==> flow/design.v <==
module spi_master
(
	input                       sys_clk,
	input                       rst,
	output                      nCS,        
	output                      DCLK,       
	output                      MOSI,       
	input                       MISO,       
	input                       CPOL,
	input                       CPHA,
	input                       nCS_ctrl,
	input[15:0]                 clk_div,
	input                       wr_req,
	output                      wr_ack,
	input[7:0]                  data_in,
	output[7:0]                 data_out
);
localparam                   IDLE            = 0;
localparam                   DCLK_EDGE       = 1;
localparam                   DCLK_IDLE       = 2;
localparam                   ACK             = 3;
localparam                   LAST_HALF_CYCLE = 4;
localparam                   ACK_WAIT        = 5;
reg                          DCLK_reg;
reg[7:0]                     MOSI_shift;
reg[7:0]                     MISO_shift;
reg[2:0]                     state;
reg[2:0]                     next_state;
reg [15:0]                   clk_cnt;
reg[4:0]                     clk_edge_cnt;
assign MOSI = MOSI_shift[7];
assign DCLK = DCLK_reg;
assign data_out = MISO_shift;
assign wr_ack = (state == ACK);
assign nCS = nCS_ctrl;
always@(posedge sys_clk or posedge rst)
begin
	if(rst)
		state <= IDLE;
	else
		state <= next_state;
end
always@(*)
begin
	case(state)
		IDLE:
			if(wr_req == 1'b1)
				next_state <= DCLK_IDLE;
			else
				next_state <= IDLE;
		DCLK_IDLE:
			if(clk_cnt == clk_div)
				next_state <= DCLK_EDGE;
			else
				next_state <= DCLK_IDLE;
		DCLK_EDGE:
			if(clk_edge_cnt == 5'd15)
				next_state <= LAST_HALF_CYCLE;
			else
				next_state <= DCLK_IDLE;
		LAST_HALF_CYCLE:
			if(clk_cnt == clk_div)
				next_state <= ACK;
			else
				next_state <= LAST_HALF_CYCLE;
		ACK:
			next_state <= ACK_WAIT;
		ACK_WAIT:
			next_state <= IDLE;
		default:
			next_state <= IDLE;
	endcase
end
always@(posedge sys_clk or posedge rst)
begin
	if(rst)
		DCLK_reg <= 1'b0;
	else if(state == IDLE)
		DCLK_reg <= CPOL;
	else if(state == DCLK_EDGE)
		DCLK_reg <= ~DCLK_reg; 
end
always@(posedge sys_clk or posedge rst)
begin
	if(rst)
		clk_cnt <= 16'd0;
	else if(state == DCLK_IDLE || state == LAST_HALF_CYCLE)
		clk_cnt <= clk_cnt + 16'd1;
	else
		clk_cnt <= 16'd0;
end
always@(posedge sys_clk or posedge rst)
begin
	if(rst)
		clk_edge_cnt <= 5'd0;
	else if(state == DCLK_EDGE)
		clk_edge_cnt <= clk_edge_cnt + 5'd1;
	else if(state == IDLE)
		clk_edge_cnt <= 5'd0;
end
always@(posedge sys_clk or posedge rst)
begin
	if(rst)
		MOSI_shift <= 8'd0;
	else if(state == IDLE && wr_req)
		MOSI_shift <= data_in;
	else if(state == DCLK_EDGE)
		if(CPHA == 1'b0 && clk_edge_cnt[0] == 1'b1)
			MOSI_shift <= {MOSI_shift[6:0],MOSI_shift[7]};
		else if(CPHA == 1'b1 && (clk_edge_cnt != 5'd0 && clk_edge_cnt[0] == 1'b0))
			MOSI_shift <= {MOSI_shift[6:0],MOSI_shift[7]};
end
always@(posedge sys_clk or posedge rst)
begin
	if(rst)
		MISO_shift <= 8'd0;
	else if(state == IDLE && wr_req)
		MISO_shift <= 8'h00;
	else if(state == DCLK_EDGE)
		if(CPHA == 1'b0 && clk_edge_cnt[0] == 1'b0)
			MISO_shift <= {MISO_shift[6:0],MISO};
		else if(CPHA == 1'b1 && (clk_edge_cnt[0] == 1'b1))
			MISO_shift <= {MISO_shift[6:0],MISO};
end
endmodule
module sd_card_cmd(
	input                       sys_clk,
	input                       rst,
	input[15:0]                 spi_clk_div,                   
	input                       cmd_req,                       
	output                      cmd_req_ack,                   
	output reg                  cmd_req_error,                 
	input[47:0]                 cmd,                           
	input[7:0]                  cmd_r1,                        
	input[15:0]                 cmd_data_len,                  
	input                       block_read_req,                
	output reg                  block_read_valid,              
	output reg[7:0]             block_read_data,               
	output                      block_read_req_ack,            
	input                       block_write_req,               
	input[7:0]                  block_write_data,              
	output                      block_write_data_rd,           
	output                      block_write_req_ack,           
	output                      nCS_ctrl,                      
	output reg[15:0]            clk_div,
	output reg                  spi_wr_req,                    
	input                       spi_wr_ack,                    
	output[7:0]                 spi_data_in,                   
	input[7:0]                  spi_data_out                   
);
parameter S_IDLE         = 0;
parameter S_WAIT         = 1;
parameter S_INIT         = 2;
parameter S_CMD_PRE      = 3;
parameter S_CMD          = 4;
parameter S_CMD_DATA     = 5;
parameter S_READ_WAIT    = 6;
parameter S_READ         = 7;
parameter S_READ_ACK     = 8;
parameter S_WRITE_TOKEN  = 9;
parameter S_WRITE_DATA_0 = 10;
parameter S_WRITE_DATA_1 = 11;
parameter S_WRITE_CRC    = 12;
parameter S_WRITE_SUC    = 13;
parameter S_WRITE_BUSY   = 14;
parameter S_WRITE_ACK    = 15;
parameter S_ERR          = 16;
parameter S_END          = 17;
reg[4:0]                      state;
reg                           CS_reg;
reg[15:0]                     byte_cnt;
reg[7:0]                      send_data;
wire[7:0]                     data_recv;
reg[9:0]                      wr_data_cnt;
assign cmd_req_ack = (state == S_END);
assign block_read_req_ack = (state == S_READ_ACK);
assign block_write_req_ack= (state == S_WRITE_ACK);
assign block_write_data_rd = (state == S_WRITE_DATA_0);
assign spi_data_in = send_data;
assign data_recv = spi_data_out;
assign nCS_ctrl = CS_reg;
always@(posedge sys_clk or posedge rst)
begin
	if(rst == 1'b1)
	begin
		CS_reg <= 1'b1;
		spi_wr_req <= 1'b0;
		byte_cnt <= 16'd0;
		clk_div <= 16'd0;
		send_data <= 8'hff;
		state <= S_IDLE;
		cmd_req_error <= 1'b0;
		wr_data_cnt <= 10'd0;
	end
	else
		case(state)
			S_IDLE:
			begin
				state <= S_INIT;
				clk_div <= spi_clk_div;
				CS_reg <= 1'b1;
			end
			S_INIT:
			begin
				if(spi_wr_ack == 1'b1)
				begin
					if(byte_cnt >= 16'd10)
					begin
						byte_cnt <= 16'd0;
						spi_wr_req <= 1'b0;
						state <= S_WAIT;
					end
					begin
						byte_cnt <= byte_cnt + 16'd1;
					end
				end
				else
				begin
					spi_wr_req <= 1'b1;
					send_data <= 8'hff;
				end
			end
			S_WAIT:
			begin
				cmd_req_error <= 1'b0;
				wr_data_cnt <= 10'd0;
				if(cmd_req == 1'b1)
					state <= S_CMD_PRE;
				else if(block_read_req == 1'b1)
					state <= S_READ_WAIT;
				else if(block_write_req == 1'b1)
					state <= S_WRITE_TOKEN;
				clk_div <= spi_clk_div;
			end
			S_CMD_PRE:
			begin
				if(spi_wr_ack == 1'b1)
				begin
					state <= S_CMD;
					spi_wr_req <= 1'b0;
					byte_cnt <= 16'd0;
				end
				else
				begin
					spi_wr_req <= 1'b1;
					CS_reg <= 1'b1;
					send_data <= 8'hff;
				end
			end
			S_CMD:
			begin
				if(spi_wr_ack == 1'b1)
				begin
					if((byte_cnt == 16'hffff) || (data_recv != cmd_r1 && data_recv[7] == 1'b0))
					begin
						state <= S_ERR;
						spi_wr_req <= 1'b0;
						byte_cnt <= 16'd0;
					end
					else if(data_recv == cmd_r1)
					begin
						spi_wr_req <= 1'b0;
						if(cmd_data_len != 16'd0)
						begin
							state <= S_CMD_DATA;
							byte_cnt <= 16'd0;
						end
						else
						begin
							state <= S_END;
							byte_cnt <= 16'd0;
						end
					end
					else
						byte_cnt <=  byte_cnt + 16'd1;
				end
				else
				begin
					spi_wr_req <= 1'b1;
					CS_reg <= 1'b0;
					if(byte_cnt == 16'd0)
						send_data <= (cmd[47:40] | 8'h40);
					else if(byte_cnt == 16'd1)
						send_data <= cmd[39:32];
					else if(byte_cnt == 16'd2)
						send_data <= cmd[31:24];
					else if(byte_cnt == 16'd3)
						send_data <= cmd[23:16];
					else if(byte_cnt == 16'd4)
						send_data <= cmd[15:8];
					else if(byte_cnt == 16'd5)
						send_data <= cmd[7:0];
					else
						send_data <= 8'hff;
				end
			end
			S_CMD_DATA:
			begin
				if(spi_wr_ack == 1'b1)
				begin
					if(byte_cnt == cmd_data_len - 16'd1)
					begin
						state <= S_END;
						spi_wr_req <= 1'b0;
						byte_cnt <= 16'd0;
					end
					else
					begin
						byte_cnt <= byte_cnt + 16'd1;
					end
				end
				else
				begin
					spi_wr_req <= 1'b1;
					send_data <= 8'hff;
				end
			end
			S_READ_WAIT:
			begin
				if(spi_wr_ack == 1'b1 && data_recv == 8'hfe)
				begin
					spi_wr_req <= 1'b0;
					state <= S_READ;
					byte_cnt <= 16'd0;
				end
				else
				begin
					spi_wr_req <= 1'b1;
					send_data <= 8'hff;
				end
			end
			S_READ:
			begin
				if(spi_wr_ack == 1'b1)
				begin
					if(byte_cnt == 16'd513)
					begin
						state <= S_READ_ACK;
						spi_wr_req <= 1'b0;
						byte_cnt <= 16'd0;
					end
					else
					begin
						byte_cnt <= byte_cnt + 16'd1;
					end
				end
				else
				begin
					spi_wr_req <= 1'b1;
					send_data <= 8'hff;
				end
			end
			S_WRITE_TOKEN:
				if(spi_wr_ack == 1'b1)
				begin
					state <= S_WRITE_DATA_0;
					spi_wr_req <= 1'b0;
					byte_cnt <= 16'd0;  
				end
				else
				begin
					spi_wr_req <= 1'b1;
					send_data <= 8'hfe;
				end
			S_WRITE_DATA_0:
			begin
				state <= S_WRITE_DATA_1;
				wr_data_cnt <= wr_data_cnt + 10'd1;
			end
			S_WRITE_DATA_1:
			begin
				if(spi_wr_ack == 1'b1 && wr_data_cnt == 10'd512)
				begin
					state <= S_WRITE_CRC;
					spi_wr_req <= 1'b0;
				end
				else if(spi_wr_ack == 1'b1)
				begin
					state <= S_WRITE_DATA_0;
					spi_wr_req <= 1'b0;
				end
				else
				begin
					spi_wr_req <= 1'b1;
					send_data <= block_write_data;
				end
			end
			S_WRITE_CRC:
			begin
				if(spi_wr_ack == 1'b1)
				begin
					if(byte_cnt == 16'd1)
					begin
						state <= S_WRITE_SUC;
						spi_wr_req <= 1'b0;
						byte_cnt <= 16'd0;
					end
					else
					begin
						byte_cnt <= byte_cnt + 16'd1;
					end
				end
				else
				begin
					spi_wr_req <= 1'b1;
					send_data <= 8'hff;
				end
			end
			S_WRITE_SUC :
			begin
				if(spi_wr_ack == 1'b1)
				begin
					if(data_recv[4:0] == 5'b00101)
					begin
						state <= S_WRITE_BUSY;
						spi_wr_req <= 1'b0;
					end
				end
				else
				begin
					spi_wr_req <= 1'b1;
					send_data <= 8'hff;
				end
			end
			S_WRITE_BUSY :
			begin
				if(spi_wr_ack == 1'b1)
				begin
					if(data_recv == 8'hff)
					begin
						state <= S_WRITE_ACK;
						spi_wr_req <= 1'b0;
					end
				end
				else
				begin
					spi_wr_req <= 1'b1;
					send_data <= 8'hff;
				end
			end
			S_ERR:
			begin
				state <= S_END;
				cmd_req_error <= 1'b1;
			end
			S_READ_ACK,S_WRITE_ACK,S_END:
			begin
				state <= S_WAIT;
			end
			default:
				state <= S_IDLE;
		endcase
end
always@(posedge sys_clk or posedge rst)
begin
	if(rst == 1'b1)
		block_read_valid <= 1'b0;
	else if(state == S_READ && byte_cnt < 16'd512)
		block_read_valid <= spi_wr_ack;
	else
		block_read_valid <= 1'b0;
end
always@(posedge sys_clk or posedge rst)
begin
	if(rst == 1'b1)
		block_read_data <= 8'd0;
	else if(state == S_READ && spi_wr_ack == 1'b1)
		block_read_data <= data_recv;
end
endmodule
module sd_card_sec_read_write
#(
	parameter  SPI_LOW_SPEED_DIV = 248,          
	parameter  SPI_HIGH_SPEED_DIV = 0            
)
(
	input            clk,
	input            rst,
	output reg       sd_init_done,
	input            sd_sec_read,
	input[31:0]      sd_sec_read_addr,
	output[7:0]      sd_sec_read_data,
	output           sd_sec_read_data_valid,
	output           sd_sec_read_end,
	input            sd_sec_write,
	input[31:0]      sd_sec_write_addr,
	input[7:0]       sd_sec_write_data,
	output           sd_sec_write_data_req,
	output           sd_sec_write_end,
	output reg[15:0] spi_clk_div,
	output reg       cmd_req,
	input            cmd_req_ack,
	input            cmd_req_error,
	output reg[47:0] cmd,
	output reg[7:0]  cmd_r1,
	output reg[15:0] cmd_data_len,
	output reg       block_read_req,
	input            block_read_valid,
	input[7:0]       block_read_data,
	input            block_read_req_ack,
	output reg       block_write_req,
	output[7:0]      block_write_data,
	input            block_write_data_rd,
	input            block_write_req_ack
);
reg[7:0] read_data;
reg[31:0] timer;
localparam S_IDLE               = 0;
localparam S_CMD0               = 1;
localparam S_CMD8               = 2;
localparam S_CMD55              = 3;
localparam S_CMD41              = 4;
localparam S_CMD17              = 5;
localparam S_READ               = 6;
localparam S_CMD24              = 7;
localparam S_WRITE              = 8;
localparam S_ERR                = 14;
localparam S_WRITE_END          = 15;
localparam S_READ_END           = 16;
localparam S_WAIT_READ_WRITE    = 17;
localparam S_CMD16              = 18;
reg[4:0]                       state;
reg[31:0]                      sec_addr;
assign sd_sec_read_data_valid = (state == S_READ) && block_read_valid;
assign sd_sec_read_data = block_read_data;
assign sd_sec_read_end = (state == S_READ_END);
assign sd_sec_write_data_req = (state == S_WRITE) && block_write_data_rd;
assign block_write_data = sd_sec_write_data;
assign sd_sec_write_end = (state == S_WRITE_END);
always@(posedge clk or posedge rst)
begin
	if(rst == 1'b1)
	begin
		state <= S_IDLE;
		cmd_req <= 1'b0;
		cmd_data_len <= 16'd0;
		cmd_r1 <= 8'd0;
		cmd <= 48'd0;
		spi_clk_div <= SPI_LOW_SPEED_DIV[15:0];
		block_write_req <= 1'b0;
		block_read_req <= 1'b0;
		sec_addr <= 32'd0;
		sd_init_done <= 1'b0;
	end
	else
		case(state)
			S_IDLE:
			begin
				state <= S_CMD0;
				sd_init_done <= 1'b0;
				spi_clk_div <= SPI_LOW_SPEED_DIV[15:0];
			end
			S_CMD0:
			begin
				if(cmd_req_ack & ~cmd_req_error)
				begin
					state <= S_CMD8;
					cmd_req <= 1'b0;
				end
				else
				begin
					cmd_req <= 1'b1;
					cmd_data_len <= 16'd0;
					cmd_r1 <= 8'h01;
					cmd <= {8'd0,8'h00,8'h00,8'h00,8'h00,8'h95};
				end
			end
			S_CMD8:
			begin
				if(cmd_req_ack & ~cmd_req_error)
				begin
					state <= S_CMD55;
					cmd_req <= 1'b0;
				end
				else
				begin
					cmd_req <= 1'b1;
					cmd_data_len <= 16'd4;
					cmd_r1 <= 8'h01;
					cmd <= {8'd8,8'h00,8'h00,8'h01,8'haa,8'h87};
				end
			end
			S_CMD55:
			begin
				if(cmd_req_ack & ~cmd_req_error)
				begin
					state <= S_CMD41;
					cmd_req <= 1'b0;
				end
				else
				begin
					cmd_req <= 1'b1;
					cmd_data_len <= 16'd0;
					cmd_r1 <= 8'h01;
					cmd <= {8'd55,8'h00,8'h00,8'h00,8'h00,8'hff};
				end
			end
			S_CMD41:
			begin
				if(cmd_req_ack & ~cmd_req_error)
				begin
					state <= S_CMD16;
					cmd_req <= 1'b0;
					sd_init_done <= 1'b1;
					spi_clk_div <= SPI_HIGH_SPEED_DIV[15:0];
				end
				else if(cmd_req_ack)
				begin
					state <= S_CMD55;
				end
				else
				begin
					cmd_req <= 1'b1;
					cmd_data_len <= 16'd0;
					cmd_r1 <= 8'h00;
					cmd <= {8'd41,8'h40,8'h00,8'h00,8'h00,8'hff};
				end
			end
			S_CMD16:
			begin
				if(cmd_req_ack & ~cmd_req_error)
				begin
					state <= S_WAIT_READ_WRITE;
					cmd_req <= 1'b0;
					sd_init_done <= 1'b1;
					spi_clk_div <= SPI_HIGH_SPEED_DIV[15:0];
				end
				else if(cmd_req_ack)
				begin
					state <= S_CMD55;
				end
				else
				begin
					cmd_req <= 1'b1;
					cmd_data_len <= 16'd0;
					cmd_r1 <= 8'h00;
					cmd <= {8'd16,32'd512,8'hff};
				end
			end			
			S_WAIT_READ_WRITE:
			begin
				if(sd_sec_write ==  1'b1)
				begin
					state <= S_CMD24;
					sec_addr <= sd_sec_write_addr;
				end
				else if(sd_sec_read == 1'b1)
				begin
					state <= S_CMD17;
					sec_addr <= sd_sec_read_addr;
				end
				spi_clk_div <= 16'd0;
			end
			S_CMD24:
			begin
				if(cmd_req_ack & ~cmd_req_error)
				begin
					state <= S_WRITE;
					cmd_req <= 1'b0;
				end
				else
				begin
					cmd_req <= 1'b1;
					cmd_data_len <= 16'd0;
					cmd_r1 <= 8'h00;
					cmd <= {8'd24,sec_addr,8'hff};
				end
			end
			S_WRITE:
			begin
				if(block_write_req_ack == 1'b1)
				begin
					block_write_req <= 1'b0;
					state <= S_WRITE_END;
				end
				else
					block_write_req <= 1'b1;
			end
			S_CMD17:
			begin
				if(cmd_req_ack & ~cmd_req_error)
				begin
					state <= S_READ;
					cmd_req <= 1'b0;
				end
				else
				begin
					cmd_req <= 1'b1;
					cmd_data_len <= 16'd0;
					cmd_r1 <= 8'h00;
					cmd <= {8'd17,sec_addr,8'hff};
				end
			end
			S_READ:
			begin
				if(block_read_req_ack)
				begin
					state <= S_READ_END;
					block_read_req <= 1'b0;
				end
				else
				begin
					block_read_req <= 1'b1;
				end
			end
			S_WRITE_END:
			begin
				state <= S_WAIT_READ_WRITE;
			end
			S_READ_END:
			begin
				state <= S_WAIT_READ_WRITE;
			end
			default:
				state <= S_IDLE;
		endcase
end
endmodule
module sd_card_top
#(
	parameter  SPI_LOW_SPEED_DIV = 248,          
	parameter  SPI_HIGH_SPEED_DIV = 0            
)
(
	input            clk,
	input            rst,
	output           SD_nCS,                     
	output           SD_DCLK,                    
	output           SD_MOSI,                    
	input            SD_MISO,                    
	output           sd_init_done,               
	input            sd_sec_read,                
	input[31:0]      sd_sec_read_addr,           
	output[7:0]      sd_sec_read_data,           
	output           sd_sec_read_data_valid,     
	output           sd_sec_read_end,            
	input            sd_sec_write,               
	input[31:0]      sd_sec_write_addr,          
	input[7:0]       sd_sec_write_data,          
	output           sd_sec_write_data_req,      
	output           sd_sec_write_end            
);
wire[15:0]           spi_clk_div;                
wire                 cmd_req;                    
wire                 cmd_req_ack;                
wire                 cmd_req_error;              
wire[47:0]           cmd;                        
wire[7:0]            cmd_r1;                     
wire[15:0]           cmd_data_len;               
wire                 block_read_req;             
wire                 block_read_valid;           
wire[7:0]            block_read_data;            
wire                 block_read_req_ack;         
wire                 block_write_req;            
wire[7:0]            block_write_data;           
wire                 block_write_data_rd;        
wire                 block_write_req_ack;        
wire                 nCS_ctrl;                   
wire                 spi_wr_req;                 
wire                 spi_wr_ack;                 
wire[7:0]            spi_data_in;                
wire[7:0]            spi_data_out;               
wire[15:0]           clk_div;
sd_card_sec_read_write
#(
	.SPI_LOW_SPEED_DIV(SPI_LOW_SPEED_DIV),
	.SPI_HIGH_SPEED_DIV(SPI_HIGH_SPEED_DIV)
)
sd_card_sec_read_write_m0(
	.clk                            (clk                    ),
	.rst                            (rst                    ),
	.sd_init_done                   (sd_init_done           ),
	.sd_sec_read                    (sd_sec_read            ),
	.sd_sec_read_addr               (sd_sec_read_addr       ),
	.sd_sec_read_data               (sd_sec_read_data       ),
	.sd_sec_read_data_valid         (sd_sec_read_data_valid ),
	.sd_sec_read_end                (sd_sec_read_end        ),
	.sd_sec_write                   (sd_sec_write           ),
	.sd_sec_write_addr              (sd_sec_write_addr      ),
	.sd_sec_write_data              (sd_sec_write_data      ),
	.sd_sec_write_data_req          (sd_sec_write_data_req  ),
	.sd_sec_write_end               (sd_sec_write_end       ),
	.spi_clk_div                    (spi_clk_div            ),
	.cmd_req                        (cmd_req                ),
	.cmd_req_ack                    (cmd_req_ack            ),
	.cmd_req_error                  (cmd_req_error          ),
	.cmd                            (cmd                    ),
	.cmd_r1                         (cmd_r1                 ),
	.cmd_data_len                   (cmd_data_len           ),
	.block_read_req                 (block_read_req         ),
	.block_read_valid               (block_read_valid       ),
	.block_read_data                (block_read_data        ),
	.block_read_req_ack             (block_read_req_ack     ),
	.block_write_req                (block_write_req        ),
	.block_write_data               (block_write_data       ),
	.block_write_data_rd            (block_write_data_rd    ),
	.block_write_req_ack            (block_write_req_ack    )
);
sd_card_cmd sd_card_cmd_m0(
	.sys_clk                        (clk                    ),
	.rst                            (rst                    ),
	.spi_clk_div                    (spi_clk_div            ),
	.cmd_req                        (cmd_req                ),
	.cmd_req_ack                    (cmd_req_ack            ),
	.cmd_req_error                  (cmd_req_error          ),
	.cmd                            (cmd                    ),
	.cmd_r1                         (cmd_r1                 ),
	.cmd_data_len                   (cmd_data_len           ),
	.block_read_req                 (block_read_req         ),
	.block_read_req_ack             (block_read_req_ack     ),
	.block_read_data                (block_read_data        ),
	.block_read_valid               (block_read_valid       ),
	.block_write_req                (block_write_req        ),
	.block_write_data               (block_write_data       ),
	.block_write_data_rd            (block_write_data_rd    ),
	.block_write_req_ack            (block_write_req_ack    ),
	.nCS_ctrl                       (nCS_ctrl               ),
	.clk_div                        (clk_div                ),
	.spi_wr_req                     (spi_wr_req             ),
	.spi_wr_ack                     (spi_wr_ack             ),
	.spi_data_in                    (spi_data_in            ),
	.spi_data_out                   (spi_data_out           )
);
spi_master spi_master_m0(
	.sys_clk                        (clk                    ),
	.rst                            (rst                    ),
	.nCS                            (SD_nCS                 ),
	.DCLK                           (SD_DCLK                ),
	.MOSI                           (SD_MOSI                ),
	.MISO                           (SD_MISO                ),
	.clk_div                        (clk_div                ),
	.CPOL                           (1'b1                   ),
	.CPHA                           (1'b1                   ),
	.nCS_ctrl                       (nCS_ctrl               ),
	.wr_req                         (spi_wr_req             ),
	.wr_ack                         (spi_wr_ack             ),
	.data_in                        (spi_data_in            ),
	.data_out                       (spi_data_out           )
);
endmodule
* Step by step through the tools: sd_card_top
Tool output for the design above, in the order of the flow. Line numbers count from 1 in the design file above. Library cell names are shortened. Not given: --
Design: top module sd_card_top, clock port clk, library sky130hd, corner tt_025C_1v80

* Elaborated design
Yosys after proc, flatten, opt, wreduce and memory -nomap, before mapping. Memory bits, and registers merged into a memory's read port (data or address), are not among the register bits. Print and check cells are not counted. Equal cells are merged and count once.
Bit counts: flip-flop bits (word level) 237, input port bits 77, output and inout port bits 16, elaborated cells 334
Cells by class: add/sub/neg operators 5, magnitude comparators 2, eq/ne operators 105, multiplexer cells 136, bitwise operators 5, reductions and logical operators 55
Operators by type and width (count):
- 48-bit 2-to-1 mux | 9
- 48-bit case mux with 7-bit select | 1
- 16-bit 2-to-1 mux | 18
- 5-bit 2-to-1 mux | 37
- 8-bit 2-to-1 mux | 22
- 16-bit case mux with 7-bit select | 1
- 16-bit case mux with 3-bit select | 2
- 5-bit case mux with 16-bit select | 1
- 32-bit 2-to-1 mux | 2
- 5-bit case mux with 12-bit select | 1
- 5-bit by 4-bit equality test with 1-bit output with constant B | 11
- 2-bit by 1-bit inequality test with 1-bit output with constant B | 24
- 5-bit by 3-bit equality test with 1-bit output with constant B | 9
- 2-bit inequality test with constant B | 21
- 8-bit case mux with 5-bit select | 1
- 16-bit by 1-bit adder with 16-bit output with constant B | 2
- 16-bit equality test | 2
- 16-bit by 2-bit equality test with 1-bit output with constant B | 2
- 16-bit by 3-bit equality test with 1-bit output with constant B | 2
- 1-bit 2-to-1 mux | 29
- 5-bit equality test with constant B | 5
- 3-bit inequality test with constant B | 8
- 8-bit AND reduction | 3
- 8-bit case mux with 3-bit select | 1
- 5-bit by 2-bit equality test with 1-bit output with constant B | 4
- 10-bit case mux with 2-bit select | 1
- 17-bit AND reduction | 1
- 16-bit by 1-bit subtractor with 16-bit output with constant B | 1
Not listed: further kinds 48, cells in them 87.

* Depth
Depth = most cells in a row (Yosys ltp): at word level without a register or memory, in the mapped netlist without a sequential cell, where the memories' decode and read muxes count.
Logic depth: depth in word-level cells 9, ABC_AREA 0, gate-level depth with buffers 9, depth with buffers taken out 8

* After synthesis
Source: synth_stat.txt of the flow (Yosys; design flattened, memories mapped). It holds for the ABC_AREA given above (unset counts as 0); a run with the other value may have another netlist.
Synthesis totals: mapped cells 1021, cell area after synthesis 0.0096768 mm^2, sequential area 0.0050448 mm^2, flip-flops 201, buffer cells 53
Cell types:
- dfrtp_1 | count 189, total area 4.73E+03 um^2
- nand2_1 | count 179, total area 671.894 um^2
- o21ai_0 | count 88, total area 440.422 um^2
- mux2i_1 | count 42, total area 420.403 um^2
- nand3_1 | count 74, total area 370.355 um^2
- dfstp_2 | count 12, total area 315.302 um^2
- nor2_1 | count 56, total area 210.202 um^2
- a21oi_1 | count 30, total area 150.144 um^2
- clkbuf_1 | count 39, total area 146.39 um^2
- ha_1 | count 11, total area 137.632 um^2
- inv_1 | count 33, total area 123.869 um^2
- mux2_2 | count 10, total area 112.608 um^2
- nand4_1 | count 18, total area 112.608 um^2
- a22o_1 | count 12, total area 105.101 um^2
- and3_1 | count 16, total area 100.096 um^2
- xor2_1 | count 11, total area 96.342 um^2
- nor2b_1 | count 13, total area 81.328 um^2
- nor3_1 | count 16, total area 80.077 um^2
Not listed: further types 50, cells in them 172. The figures by module come from a second, unflattened synthesis with its own total; it is not the netlist above.
Unflattened totals: cells (unflattened synthesis) 1199, area (unflattened synthesis) 0.0115849 mm^2
Rows give one instance, submodules left out.
Modules:
- sd_card_cmd | times used 1, cells 527, area 0.0048071 mm^2, sequential area 0.0020144 mm^2
- sd_card_sec_read_write | times used 1, cells 449, area 0.0045806 mm^2, sequential area 0.0023297 mm^2
- spi_master | times used 1, cells 222, area 0.0021934 mm^2, sequential area 0.0011023 mm^2
- sd_card_top | times used 1, cells 1, area 0.0000038 mm^2, sequential area 0 mm^2

* Worst setup path after synthesis
Source: OpenSTA report_checks on the synthesized netlist (no wires, ideal clock, input and output delay 20% of the period each), path of least setup slack; recovery checks are left aside. Register names are those of the netlist, which keeps one name where synthesis merged equal registers.
Timing after synthesis: kind register -> register, start register sd_card_cmd_m0.byte_cnt[0], end register sd_card_cmd_m0.byte_cnt[15], clock period 5000 ps, setup time 133 ps, launch time at the first pin 0 ps, arrival 2313 ps, required time 4867 ps, setup slack 2555 ps, delay of the path 2446 ps, stages on the path 9, path buffers 1, synthesis period reached 2445 ps
"delay of the path" is the arrival time less input delay plus setup time. "stages on the path" counts driving pins, that of a launching flip-flop among them; a cell with two outputs on the path counts twice. "synthesis period reached" = period - worst setup slack (recovery checks aside). The figure is calculated, with input and output delays left at 20% of the set period. The rows between start and end are the longest chain of elaborated cells between them; the timing report does not say that the signal goes this way. Where chains are equally long, one stands for them. A line is the first line of the expression or statement that the cell stems from. Yosys adds cells for indexed reads and writes and turns some case tables into memories. A register here has more assigning lines than the two given.
Between the ends, after synthesis: cell sequence dfrtp_1 -> ha_1 -> nor3b_1 -> nand4_1 -> a32o_1 -> nor3b_4 -> buf_4 -> a2bb2oi_1 -> o31ai_1, length of the longest elaborated chain 5, elaborated cells on any way between the ends 17, classes of those cells 1 x add/sub; 4 x eq/ne; 11 x mux; 1 x reduce/logical
Ends and longest elaborated chain, after synthesis:
- start: declaration | line 171 | reg[15:0]                     byte_cnt;
- start: assignment | line 214 | byte_cnt <= byte_cnt + 16'd1;
- start: assignment | line 275 | byte_cnt <= byte_cnt + 16'd1;
- 16-bit by 1-bit adder with 16-bit output | line 275
- 16-bit 2-to-1 mux | line 260 | else if(data_recv == cmd_r1)
- 16-bit 2-to-1 mux | line 254 | if((byte_cnt == 16'hffff) || (data_recv != cmd_r1 && data_recv[7] == 1'b0))
- 16-bit 2-to-1 mux | line 252 | if(spi_wr_ack == 1'b1)
- 16-bit case mux with 7-bit select | line 196 | case(state)
- end: assignment | line 214
- end: assignment | line 275
- end: declaration | line 171

* Path in the finished layout
From the final timing report of run 1: the path of least setup slack in the routed layout; clock arrival at registers is part of the times. The report prints the path's times to 10 ps; the period is as set.
Timing after layout: kind register -> register, start register sd_card_cmd_m0.byte_cnt[1], end register sd_card_cmd_m0.byte_cnt[3], clock period 3350 ps, setup time 110 ps, launch time at the first pin 520 ps, arrival 3300 ps, required time 3750 ps, setup slack 450 ps, stages on the path 10, path buffers 1
The rows between start and end are the longest chain of elaborated cells between them; the timing report does not say that the signal goes this way. Where chains are equally long, one stands for them. A register here has more assigning lines than the two given.
Between the ends, after layout: cell sequence dfrtp_1 -> inv_1 -> ha_1 -> nor3b_1 -> nand4_1 -> a32o_1 -> nor3b_4 -> buf_4 -> o21ai_1 -> a22o_1, length of the longest elaborated chain 5, elaborated cells on any way between the ends 17, classes of those cells 1 x add/sub; 4 x eq/ne; 11 x mux; 1 x reduce/logical
Ends and longest elaborated chain, after layout:
- start: declaration | line 171 | reg[15:0]                     byte_cnt;
- start: assignment | line 214 | byte_cnt <= byte_cnt + 16'd1;
- start: assignment | line 275 | byte_cnt <= byte_cnt + 16'd1;
- 16-bit by 1-bit adder with 16-bit output | line 275
- 16-bit 2-to-1 mux | line 260 | else if(data_recv == cmd_r1)
- 16-bit 2-to-1 mux | line 254 | if((byte_cnt == 16'hffff) || (data_recv != cmd_r1 && data_recv[7] == 1'b0))
- 16-bit 2-to-1 mux | line 252 | if(spi_wr_ack == 1'b1)
- 16-bit case mux with 7-bit select | line 196 | case(state)
- end: assignment | line 214
- end: assignment | line 275
- end: declaration | line 171

Module sd_card_top, platform sky130hd: 5 stored runs of the flow (Yosys, OpenROAD) with differing settings, in no particular order. Input and output delays are each 20% of the period that was set; the output load is 0.01 pF.
By "achieved period" is meant the clock period of the run minus its worst setup slack. This is arithmetic on one report: input and output delays are still those of the set period (20% each).
"time used up by the worst setup path": the worst setup path's part of the clock period (all of it between registers, 20% less for each end at a port) less its slack. A launch clock that arrives late makes it longer, a capture clock that arrives late makes it shorter.
"power consumption": no workload was simulated; the value follows from the tool's default switching activity.
"time used up by the worst setup path" is given in steps of 10 ps.

[run 1] flow files
==> flow/run.sh <==
#!/bin/bash
# the make line also repeats the synthesis and layout settings of config.mk as NAME=value (left out here)
make -C /OpenROAD-flow-scripts/flow DESIGN_CONFIG=/design/flow/config.mk WORK_HOME=/design/flow/orfs CLKGATE_MAP_FILE= finish
==> flow/config.mk <==
export PLATFORM = sky130hd
export DESIGN_NAME = sd_card_top
export DESIGN_NICKNAME = sd_card_top
export VERILOG_FILES = /design/flow/design.v
export SDC_FILE = /design/flow/constraint.sdc
export NUM_CORES = 4
export LEC_CHECK = 0
export CAP_MARGIN = 30
export CELL_PAD_IN_SITES_DETAIL_PLACEMENT = 1
export CORE_MARGIN = 2
export CORE_UTILIZATION = 40
export SLEW_MARGIN = 20
==> flow/constraint.sdc <==
create_clock -name core_clock -period 3.35 [get_ports {clk}]
set_input_delay 0.6700 -clock core_clock [delete_from_list [all_inputs] [get_ports {clk}]]
set_output_delay 0.6700 -clock core_clock [all_outputs]
set_load 0.01 [all_outputs]

[run 1] result: area of the standard cells in the finished layout 0.0119765 mm^2; power consumption 5.387 mW; utilization in the final report 0.507; time used up by the worst setup path 2900 ps; class of the worst setup path register -> register; post-route setup TNS 0 ps; die area 0.0254514 mm^2; netlist area reported by Yosys 0.0096768 mm^2; setup slack of the worst path 450 ps; achieved period 2900 ps

[run 2] flow files
==> flow/run.sh <==
#!/bin/bash
# the make line also repeats the synthesis and layout settings of config.mk as NAME=value (left out here)
make -C /OpenROAD-flow-scripts/flow DESIGN_CONFIG=/design/flow/config.mk WORK_HOME=/design/flow/orfs CLKGATE_MAP_FILE= finish
==> flow/config.mk <==
export PLATFORM = sky130hd
export DESIGN_NAME = sd_card_top
export DESIGN_NICKNAME = sd_card_top
export VERILOG_FILES = /design/flow/design.v
export SDC_FILE = /design/flow/constraint.sdc
export NUM_CORES = 4
export LEC_CHECK = 0
export ABC_AREA = 0
export CAP_MARGIN = 40
export CELL_PAD_IN_SITES_GLOBAL_PLACEMENT = 1
export CORE_ASPECT_RATIO = 1.35
export CORE_MARGIN = 2
export CORE_UTILIZATION = 39
export CTS_CLUSTER_SIZE = 14
export GPL_TIMING_DRIVEN = 0
export HOLD_SLACK_MARGIN = 0.11
export MAX_ROUTING_LAYER = met4
export PLACE_DENSITY_LB_ADDON = 0.18
export SETUP_SLACK_MARGIN = 0.01
export SLEW_MARGIN = 0
export TNS_END_PERCENT = 25
==> flow/constraint.sdc <==
create_clock -name core_clock -period 4.31 [get_ports {clk}]
set_input_delay 0.8620 -clock core_clock [delete_from_list [all_inputs] [get_ports {clk}]]
set_output_delay 0.8620 -clock core_clock [all_outputs]
set_load 0.01 [all_outputs]

[run 2] result: area of the standard cells in the finished layout 0.0118526 mm^2; power consumption 3.985 mW; utilization in the final report 0.481; time used up by the worst setup path 3270 ps; class of the worst setup path register -> register; post-route setup TNS 0 ps; die area 0.0261024 mm^2; netlist area reported by Yosys 0.0096768 mm^2; setup slack of the worst path 1038 ps; achieved period 3272 ps

[run 3] flow files
==> flow/run.sh <==
#!/bin/bash
# the make line also repeats the synthesis and layout settings of config.mk as NAME=value (left out here)
make -C /OpenROAD-flow-scripts/flow DESIGN_CONFIG=/design/flow/config.mk WORK_HOME=/design/flow/orfs CLKGATE_MAP_FILE= finish
==> flow/config.mk <==
export PLATFORM = sky130hd
export DESIGN_NAME = sd_card_top
export DESIGN_NICKNAME = sd_card_top
export VERILOG_FILES = /design/flow/design.v
export SDC_FILE = /design/flow/constraint.sdc
export NUM_CORES = 4
export LEC_CHECK = 0
export ABC_AREA = 0
export CAP_MARGIN = 20
export CELL_PAD_IN_SITES_DETAIL_PLACEMENT = 2
export CELL_PAD_IN_SITES_GLOBAL_PLACEMENT = 2
export CORE_MARGIN = 4
export CORE_UTILIZATION = 57
export CTS_CLUSTER_SIZE = 71
export GPL_ROUTABILITY_DRIVEN = 0
export MAX_ROUTING_LAYER = met5
export MIN_ROUTING_LAYER = met2
export SETUP_SLACK_MARGIN = 1.52
export SLEW_MARGIN = 20
export TNS_END_PERCENT = 20
==> flow/constraint.sdc <==
create_clock -name core_clock -period 6.01 [get_ports {clk}]
set_input_delay 1.2020 -clock core_clock [delete_from_list [all_inputs] [get_ports {clk}]]
set_output_delay 1.2020 -clock core_clock [all_outputs]
set_load 0.01 [all_outputs]

[run 3] result: no results, placement failed with GPL-0301

[run 4] flow files
==> flow/run.sh <==
#!/bin/bash
# the make line also repeats the synthesis and layout settings of config.mk as NAME=value (left out here)
make -C /OpenROAD-flow-scripts/flow DESIGN_CONFIG=/design/flow/config.mk WORK_HOME=/design/flow/orfs CLKGATE_MAP_FILE= finish
==> flow/config.mk <==
export PLATFORM = sky130hd
export DESIGN_NAME = sd_card_top
export DESIGN_NICKNAME = sd_card_top
export VERILOG_FILES = /design/flow/design.v
export SDC_FILE = /design/flow/constraint.sdc
export NUM_CORES = 4
export LEC_CHECK = 0
export ABC_AREA = 0
export CAP_MARGIN = 40
export CELL_PAD_IN_SITES_GLOBAL_PLACEMENT = 1
export CORE_ASPECT_RATIO = 1.35
export CORE_MARGIN = 2
export CORE_UTILIZATION = 44
export CTS_CLUSTER_DIAMETER = 40
export CTS_CLUSTER_SIZE = 16
export GPL_TIMING_DRIVEN = 0
export HOLD_SLACK_MARGIN = 0.11
export MAX_ROUTING_LAYER = met4
export MIN_ROUTING_LAYER = met2
export PLACE_DENSITY_LB_ADDON = 0.09
export SETUP_SLACK_MARGIN = 0.01
export SLEW_MARGIN = 0
export TNS_END_PERCENT = 55
==> flow/constraint.sdc <==
create_clock -name core_clock -period 4.31 [get_ports {clk}]
set_input_delay 0.8620 -clock core_clock [delete_from_list [all_inputs] [get_ports {clk}]]
set_output_delay 0.8620 -clock core_clock [all_outputs]
set_load 0.01 [all_outputs]

[run 4] result: area of the standard cells in the finished layout 0.0120653 mm^2; power consumption 4.444 mW; utilization in the final report 0.555; time used up by the worst setup path 3470 ps; class of the worst setup path register -> register; post-route setup TNS 0 ps; die area 0.0232079 mm^2; netlist area reported by Yosys 0.0096768 mm^2; setup slack of the worst path 837 ps; achieved period 3473 ps

[run 5] flow files
==> flow/run.sh <==
#!/bin/bash
# the make line also repeats the synthesis and layout settings of config.mk as NAME=value (left out here)
make -C /OpenROAD-flow-scripts/flow DESIGN_CONFIG=/design/flow/config.mk WORK_HOME=/design/flow/orfs CLKGATE_MAP_FILE= finish
==> flow/config.mk <==
export PLATFORM = sky130hd
export DESIGN_NAME = sd_card_top
export DESIGN_NICKNAME = sd_card_top
export VERILOG_FILES = /design/flow/design.v
export SDC_FILE = /design/flow/constraint.sdc
export NUM_CORES = 4
export LEC_CHECK = 0
export CAP_MARGIN = 15
export CORE_MARGIN = 2
export CORE_UTILIZATION = 43
export CTS_CLUSTER_DIAMETER = 198
export CTS_CLUSTER_SIZE = 24
export GPL_ROUTABILITY_DRIVEN = 0
export MAX_ROUTING_LAYER = met5
export PLACE_DENSITY_LB_ADDON = 0.12
export SLEW_MARGIN = 30
==> flow/constraint.sdc <==
create_clock -name core_clock -period 2.78 [get_ports {clk}]
set_input_delay 0.5560 -clock core_clock [delete_from_list [all_inputs] [get_ports {clk}]]
set_output_delay 0.5560 -clock core_clock [all_outputs]
set_load 0.01 [all_outputs]

[run 5] result: area of the standard cells in the finished layout 0.0114622 mm^2; power consumption 5.016 mW; utilization in the final report 0.522; time used up by the worst setup path 2530 ps; class of the worst setup path register -> register; post-route setup TNS 0 ps; die area 0.0237206 mm^2; netlist area reported by Yosys 0.0096768 mm^2; setup slack of the worst path 254 ps; achieved period 2526 ps
